==> flow/design.v <==
module alu (
  input [32-1:0] a, b, 
  input [6-1:0] s,
  output [32-1:0] y,
  output zero );
  assign y = s==6'b100000 ? a+b:
	  s==6'b100010 ? a-b:
	  s==6'b100100 ? a & b:
	  s==6'b100101 ? a | b:
	  s==6'b100110 ? a ^ b:
	  s==6'b100111 ? ~ (a | b):
	  b;
  assign zero = (y == 32'b0);
endmodule
module rfile (
 input clk,
 input [5-1:0] a1, a2, a3,
 output [32-1:0] rd1, rd2,
 input [32-1:0] wd3,
 input we3);
	reg [32-1:0] rf[0:32-1];
	assign rd1 = |a1 == 0 ? 0 : rf[a1];
	assign rd2 = |a2 == 0 ? 0 : rf[a2];
	always @(negedge clk) 
		if(we3) rf[a3] <= wd3;
endmodule
module mipse(
input clk, rst_n,
input [32-1:0] instr,
input [32-1:0] readdata,
output reg [32-1:0] pc,
output [32-1:0] aluout,
output [32-1:0] writedata,
output memwrite);
reg [32-1:0] pcplus4D ;
wire [32-1:0] pcplus4F ;
wire [32-1:0] pcbranchD ;
reg [32-1:0] instrD ;
wire stall;
wire btakenD;
assign pcplus4F = pc + 4;
always @(posedge clk or negedge rst_n)
begin 
   if(!rst_n) instrD <= 0;
   else if(!stall) instrD <= instr;
end
always @(posedge clk or negedge rst_n)
begin 
   if(!rst_n) pcplus4D <= 0;
   else if(!stall) pcplus4D <= pcplus4F;
end
always @(posedge clk or negedge rst_n)
begin 
   if(!rst_n) pc <= 0;
   else if(!stall & btakenD)
     pc <= pcbranchD;
   else if(!stall)
     pc <= pcplus4F;
end
wire [5-1:0] rsD, rdD, rtD, cadrW;
wire [6-1:0] opcodeD;
wire [5-1:0] shamtD;
wire [6-1:0] funcD;
wire sw_opD, addi_opD, lw_opD, alu_opD;
wire lui_opD, ori_opD, beq_opD, bne_opD, branchD;
wire grade_opD;
wire regwriteD, memtoregD;
wire [6-1:0] alucomD;
wire [16-1:0] immD;
reg [5-1:0] writeregW;
wire [32-1:0] rd1D, rd2D, rd1fD, rd2fD;
wire memwriteD;
wire slti_opD;
reg [5-1:0] rsE, rtE, rdE;
wire [32-1:0] signimmD;
reg [32-1:0] signimmE, rd1E, rd2E;
wire [32-1:0] resultW;
reg [6-1:0] alucomE;
reg regwriteE, memtoregE, alusrcE, regdstE;
reg memtoregM;
reg memwriteE;
reg regwriteW;
reg [5-1:0] writeregM;
reg regwriteM;
reg [32-1:0] aluoutM;
wire mult_opD;
reg mult_opE;
wire [32-1:0] multoutE;
reg grade_opE;
wire [2:0] gradeoutE;
reg slti_opE;
wire [5-1:0] writeregE;
wire lwstall, branchstall;
assign {opcodeD, rsD, rtD, rdD, shamtD, funcD} = instrD;
assign immD = instrD[16-1:0];
assign sw_opD = (opcodeD == 6'b101011);
assign lw_opD = (opcodeD == 6'b100011);
assign alu_opD = (opcodeD == 6'b000000) & (
		(funcD[5:3] == 3'b100)|(funcD == 6'b011000) );
assign mult_opD = (opcodeD == 6'b000000) & (funcD == 6'b011000);
assign addi_opD = (opcodeD == 6'b001000);
assign ori_opD = (opcodeD == 6'b001101);
assign lui_opD = (opcodeD == 6'b001111);
assign grade_opD = (opcodeD == 6'b101100);
assign slti_opD = (opcodeD == 6'b001010);
assign beq_opD = (opcodeD == 6'b000100);
assign bne_opD = (opcodeD == 6'b000101);
assign branchD = beq_opD | bne_opD;
assign memwriteD = sw_opD | grade_opD;
rfile rfile_1(.clk(clk), .rd1(rd1D), .a1(rsD), .rd2(rd2D), .a2(rtD),
    .wd3(resultW), .a3(writeregW), .we3(regwriteW));
assign alucomD = (addi_opD|lw_opD|sw_opD|grade_opD) ?
		6'b100000: ori_opD ? 6'b100101:
		(lui_opD) ? 6'b000001: (slti_opD) ? 6'b100010: funcD;
assign regwriteD = lw_opD | alu_opD | lui_opD | addi_opD | ori_opD | slti_opD ;
assign memtoregD = lw_opD ;
assign lwstall = ( (rsD == rtE) | (rtD == rtE) ) & memtoregE ;
assign branchstall = (branchD & regwriteE & (writeregE == rsD | writeregE == rtD)) |
				(branchD & memtoregM & (writeregM == rsD | writeregM == rtD)) ;
assign stall = lwstall | branchstall;
assign rd1fD = (rsD !=0) & (rsD == writeregM) & regwriteM  ? aluoutM: rd1D ;
assign rd2fD = (rtD !=0) & (rtD == writeregM) & regwriteM  ? aluoutM: rd2D ;
assign btakenD = beq_opD & (rd1fD == rd2fD) | bne_opD & (rd1fD != rd2fD);
assign signimmD = ori_opD ?  {16'b0,immD} :
				lui_opD ? {immD, 16'b0} :
				{{16{immD[15]}},immD} ;
assign pcbranchD = pcplus4D + {signimmD[29:0],2'b00};
always @(posedge clk) begin
  if(!stall) begin
	slti_opE <= slti_opD;
	grade_opE <= grade_opD;
	mult_opE <= mult_opD;
	rd1E <= rd1fD;
	rd2E <= rd2fD;
	signimmE <= signimmD;
	alucomE <= alucomD;
	alusrcE <= ~alu_opD;
	regdstE <= alu_opD;  end
end
always @(posedge clk or negedge rst_n) begin
	if(!rst_n) begin
		rsE <= 0;
		rtE <= 0;
		rdE <= 0;
		memtoregE <= 0;
		regwriteE <= 0;
		memwriteE <= 0; end
	else if(stall) begin
		rsE <= 0;
		rtE <= 0;
		rdE <= 0;
		memtoregE <= 0;
		regwriteE <= 0;
		memwriteE <= 0; end
	else begin
		rsE <= rsD;
		rtE <= rtD;
		rdE <= rdD;
		memtoregE <= memtoregD;
		regwriteE <= regwriteD;
		memwriteE <= memwriteD; end
end
wire [32-1:0] srcaE, writedataE, srcbE, aluoutE;
reg [32-1:0] writedataM;
reg memwriteM;
assign srcaE = regwriteM & rsE!=0 & writeregM == rsE  ? aluoutM :
				regwriteW & rsE!=0 & writeregW == rsE ? resultW : rd1E;
assign writedataE = regwriteM & rtE!=0 & writeregM == rtE ? aluoutM :
				regwriteW & rtE!=0 & writeregW == rtE ? resultW : rd2E;
assign srcbE = alusrcE ? signimmE : writedataE;
assign writeregE = regdstE ? rdE: rtE;
assign multoutE = srcaE * srcbE;
assign gradeoutE =
	(writedataE >= 85) ? 5:
	(writedataE < 85 && writedataE >= 60) ? 4:
	(writedataE < 60 && writedataE >= 40) ? 3:
	(writedataE < 40 && writedataE >= 10) ? 2:
	1;
alu alu_1(.a(srcaE), .b(srcbE), .s(alucomE), .y(aluoutE));
always @(posedge clk) begin
	if(slti_opE) aluoutM <= {31'b0,aluoutE[31]};
	else if(mult_opE) aluoutM <= multoutE;
	else aluoutM <= aluoutE;
		memtoregM <= memtoregE;
	if(grade_opE) writedataM <= {{(32-3){1'b0}}, gradeoutE};
	else writedataM <= writedataE;
		writeregM <= writeregE;
end
always @(posedge clk or negedge rst_n) begin
	if(!rst_n) begin
		regwriteM <= 0;
		memwriteM <= 0; end
	else begin
		regwriteM <= regwriteE;
		memwriteM <= memwriteE; end
end
reg [32-1:0] readdataW, aluoutW;
reg memtoregW;
assign aluout = aluoutM;
assign writedata = writedataM;
assign memwrite = memwriteM;
always @(posedge clk) begin
	readdataW <= readdata;
	aluoutW <= aluoutM;
	memtoregW <= memtoregM;
	writeregW <= writeregM;
end
always @(posedge clk or negedge rst_n) begin
	if(!rst_n) 
		regwriteW <= 0;
	else 
		regwriteW <= regwriteM;
end
assign resultW = memtoregW ? readdataW: aluoutW;
endmodule
# == Reports on mipse ==
# Each step is given for the RTL above and for the edited RTL.
# Lines under "orig" count in the file above, lines under "edited" in the edited file.
# "diff": "edited" minus "orig" as printed here. "rel_change_pct": 100 x difference / "orig".
# Not given: n/a
# setup
top_module,mipse
clock_port,clk
cell_library,sky130hd
pvt_corner,tt_025C_1v80

# == Diff ==
# Unified diff, file above to edited file.
# This change comes from a script, not from a designer. The edited design behaves differently; no optimisation was intended.
# begin of diff
@@ -203,7 +203,7 @@
 	readdataW <= readdata;
 	aluoutW <= aluoutM;
-	memtoregW <= memtoregM;
 	writeregW <= writeregM;
 end
+always @(*) memtoregW = memtoregM;
 always @(posedge clk or negedge rst_n) begin
 	if(!rst_n) 
# end of diff

# == Word-level counts ==
# Yosys after proc, flatten, opt, wreduce and memory -nomap, before mapping. Memory bits, and registers merged into a memory's read port (data or address), are not among the register bits. Print and check cells are not counted.
# Yosys's memory passes give these memory sizes; they may raise the number of words (mostly to a power of two), join words into wider ones and drop unused or constant bits.
# bits
element,orig,edited,diff,rel_change_pct
wordCells,180,179,-1,-0.56
out_inout_bits,97,97,0,0.00
mem_bits_ro,0,0,0,n/a
ram_bits,1024,1024,0,0.00
mem_count,1,1,0,0.00
regBits,364,363,-1,-0.27
latch_bits,0,0,0,n/a
clocked_rd_ports_x_width,0,0,0,n/a
# op_classes
element,orig,edited,diff,rel_change_pct
bitwise,44,44,0,0.00
equal,32,32,0,0.00
shifts,0,0,0,n/a
mul,1,1,0,0.00
muxes,40,40,0,0.00
addsub,4,4,0,0.00
n_reduce_logical,16,16,0,0.00
div,0,0,0,n/a
n_cmp,7,7,0,0.00
# memory_table
element,orig,edited
mem_shapes,rfile_1.rf 32x32 r2 w1,rfile_1.rf 32x32 r2 w1
# Operator kinds equal on both sides are left out: 42.

# == Longest topological paths ==
# Yosys ltp: most cells in a row. Word level: on the elaborated netlist, between registers, memories and ports. Mapped: between sequential cells and ports; inverters and the memories' decode and read muxes count.
# logic_depth
element,orig,edited,diff,rel_change_pct
depth_word,16,16,0,0.00
ABC_AREA,0,0,n/a,n/a
mapped_depth,42,43,1,2.38
mapped_depth_nobuf,37,36,-1,-2.70

# == After synthesis ==
# Source: synth_stat.txt of the flow (Yosys; design flattened, memories mapped). It holds for the ABC_AREA given above (unset counts as 0); a run with the other value may have another netlist.
# mapped
element,orig,edited,diff,rel_change_pct
mapped_cells,6290,6410,120,1.91
seqArea_um2,39693.1,39673.0,-20.1,-0.05
mapped_area_um2,84613.7,84927.7,314.0,0.37
ffs,1388,1387,-1,-0.07
# types
type,orig,edited,diff,rel_change_pct
sky130_fd_sc_hd__nand2_1,461,552,91,19.74
sky130_fd_sc_hd__mux2_2,87,22,-65,-74.71
sky130_fd_sc_hd__a22o_1,67,5,-62,-92.54
sky130_fd_sc_hd__o21ai_0,270,218,-52,-19.26
sky130_fd_sc_hd__mux2i_1,55,100,45,81.82
sky130_fd_sc_hd__nand3_1,57,92,35,61.40
sky130_fd_sc_hd__nor2_1,534,566,32,5.99
sky130_fd_sc_hd__xor2_1,97,65,-32,-32.99
sky130_fd_sc_hd__buf_4,6,34,28,466.67
sky130_fd_sc_hd__o211ai_1,12,37,25,208.33
sky130_fd_sc_hd__a22oi_1,15,36,21,140.00
sky130_fd_sc_hd__inv_1,571,551,-20,-3.50
sky130_fd_sc_hd__buf_1,55,36,-19,-34.55
sky130_fd_sc_hd__mux4_2,640,623,-17,-2.66
sky130_fd_sc_hd__a21o_1,45,61,16,35.56
sky130_fd_sc_hd__xnor2_1,141,156,15,10.64
sky130_fd_sc_hd__a31oi_1,11,26,15,136.36
sky130_fd_sc_hd__a2bb2oi_1,1,16,15,1500.00
# Cell types equal on both sides are left out: 18.
# The list need not be complete.
# The figures by module come from a second, unflattened synthesis with its own total; it is not the netlist above.
# unflattened
element,orig,edited,diff,rel_change_pct
cells_unflattened,6924,6768,-156,-2.25
area_unflattened_um2,87373.8,86884.6,-489.2,-0.56
# Rows give one instance, submodules left out.
# by_module_orig
module,n_cells,instances,mod_area_um2
rfile,2291,1,47080.2
mipse,3725,1,34142.7
alu,908,1,6150.9
# by_module_edited
module,n_cells,instances,mod_area_um2
rfile,2291,1,47080.2
mipse,3569,1,33653.5
alu,908,1,6150.9

# == Measured runs ==
# Runs of the flow (Yosys, OpenROAD) on both versions; the two runs of a pair have the same settings. The constraints put input and output delay at 20% of the set period each and load the outputs with 0.01 pF.
# flow_settings_pair_1
period_ns,10.0
CAP_MARGIN,20
CORE_MARGIN,2
CORE_UTILIZATION,40
SLEW_MARGIN,20
# results_pair_1
element,orig,edited,diff,rel_change_pct
hold_ws_ns,0.354,0.349,-0.005,n/a
fin_ws_ns,0.207,0.323,0.116,n/a
tns_setup_ns,0.000,0.000,0.000,n/a
final_power_mw,39.481,40.601,1.120,2.84
ys_area_um2,84613.7,84927.7,314.0,0.37
final_stdcell_area_um2,100765.0,100570.0,-195.0,-0.19
die_um2,215231.0,216020.0,789.0,0.37
# flow_settings_pair_2
CORE_UTILIZATION,27
CTS_CLUSTER_DIAMETER,367
CTS_CLUSTER_SIZE,70
MIN_ROUTING_LAYER,met1
PLACE_DENSITY_LB_ADDON,0.09
SETUP_SLACK_MARGIN,0.97
SLEW_MARGIN,25
period_ns,10.1
CAP_MARGIN,20
CORE_MARGIN,2
# results_pair_2
element,orig,edited,diff,rel_change_pct
hold_ws_ns,0.385,0.404,0.019,n/a
fin_ws_ns,0.805,0.558,-0.247,n/a
tns_setup_ns,0.000,0.000,0.000,n/a
ys_area_um2,84613.7,84927.7,314.0,0.37
achieved_period_ns,9.295,n/a,n/a,n/a
final_stdcell_area_um2,100705.0,100035.0,-670.0,-0.67
die_um2,317876.0,319050.0,1174.0,0.37
# By "achieved_period_ns" is meant the clock period of the run minus its worst setup slack. This is arithmetic on one report: input and output delays are still those of the set period (20% each).
# "final_power_mw" rests on the timing tool's default activity at the inputs, not on a simulated workload.
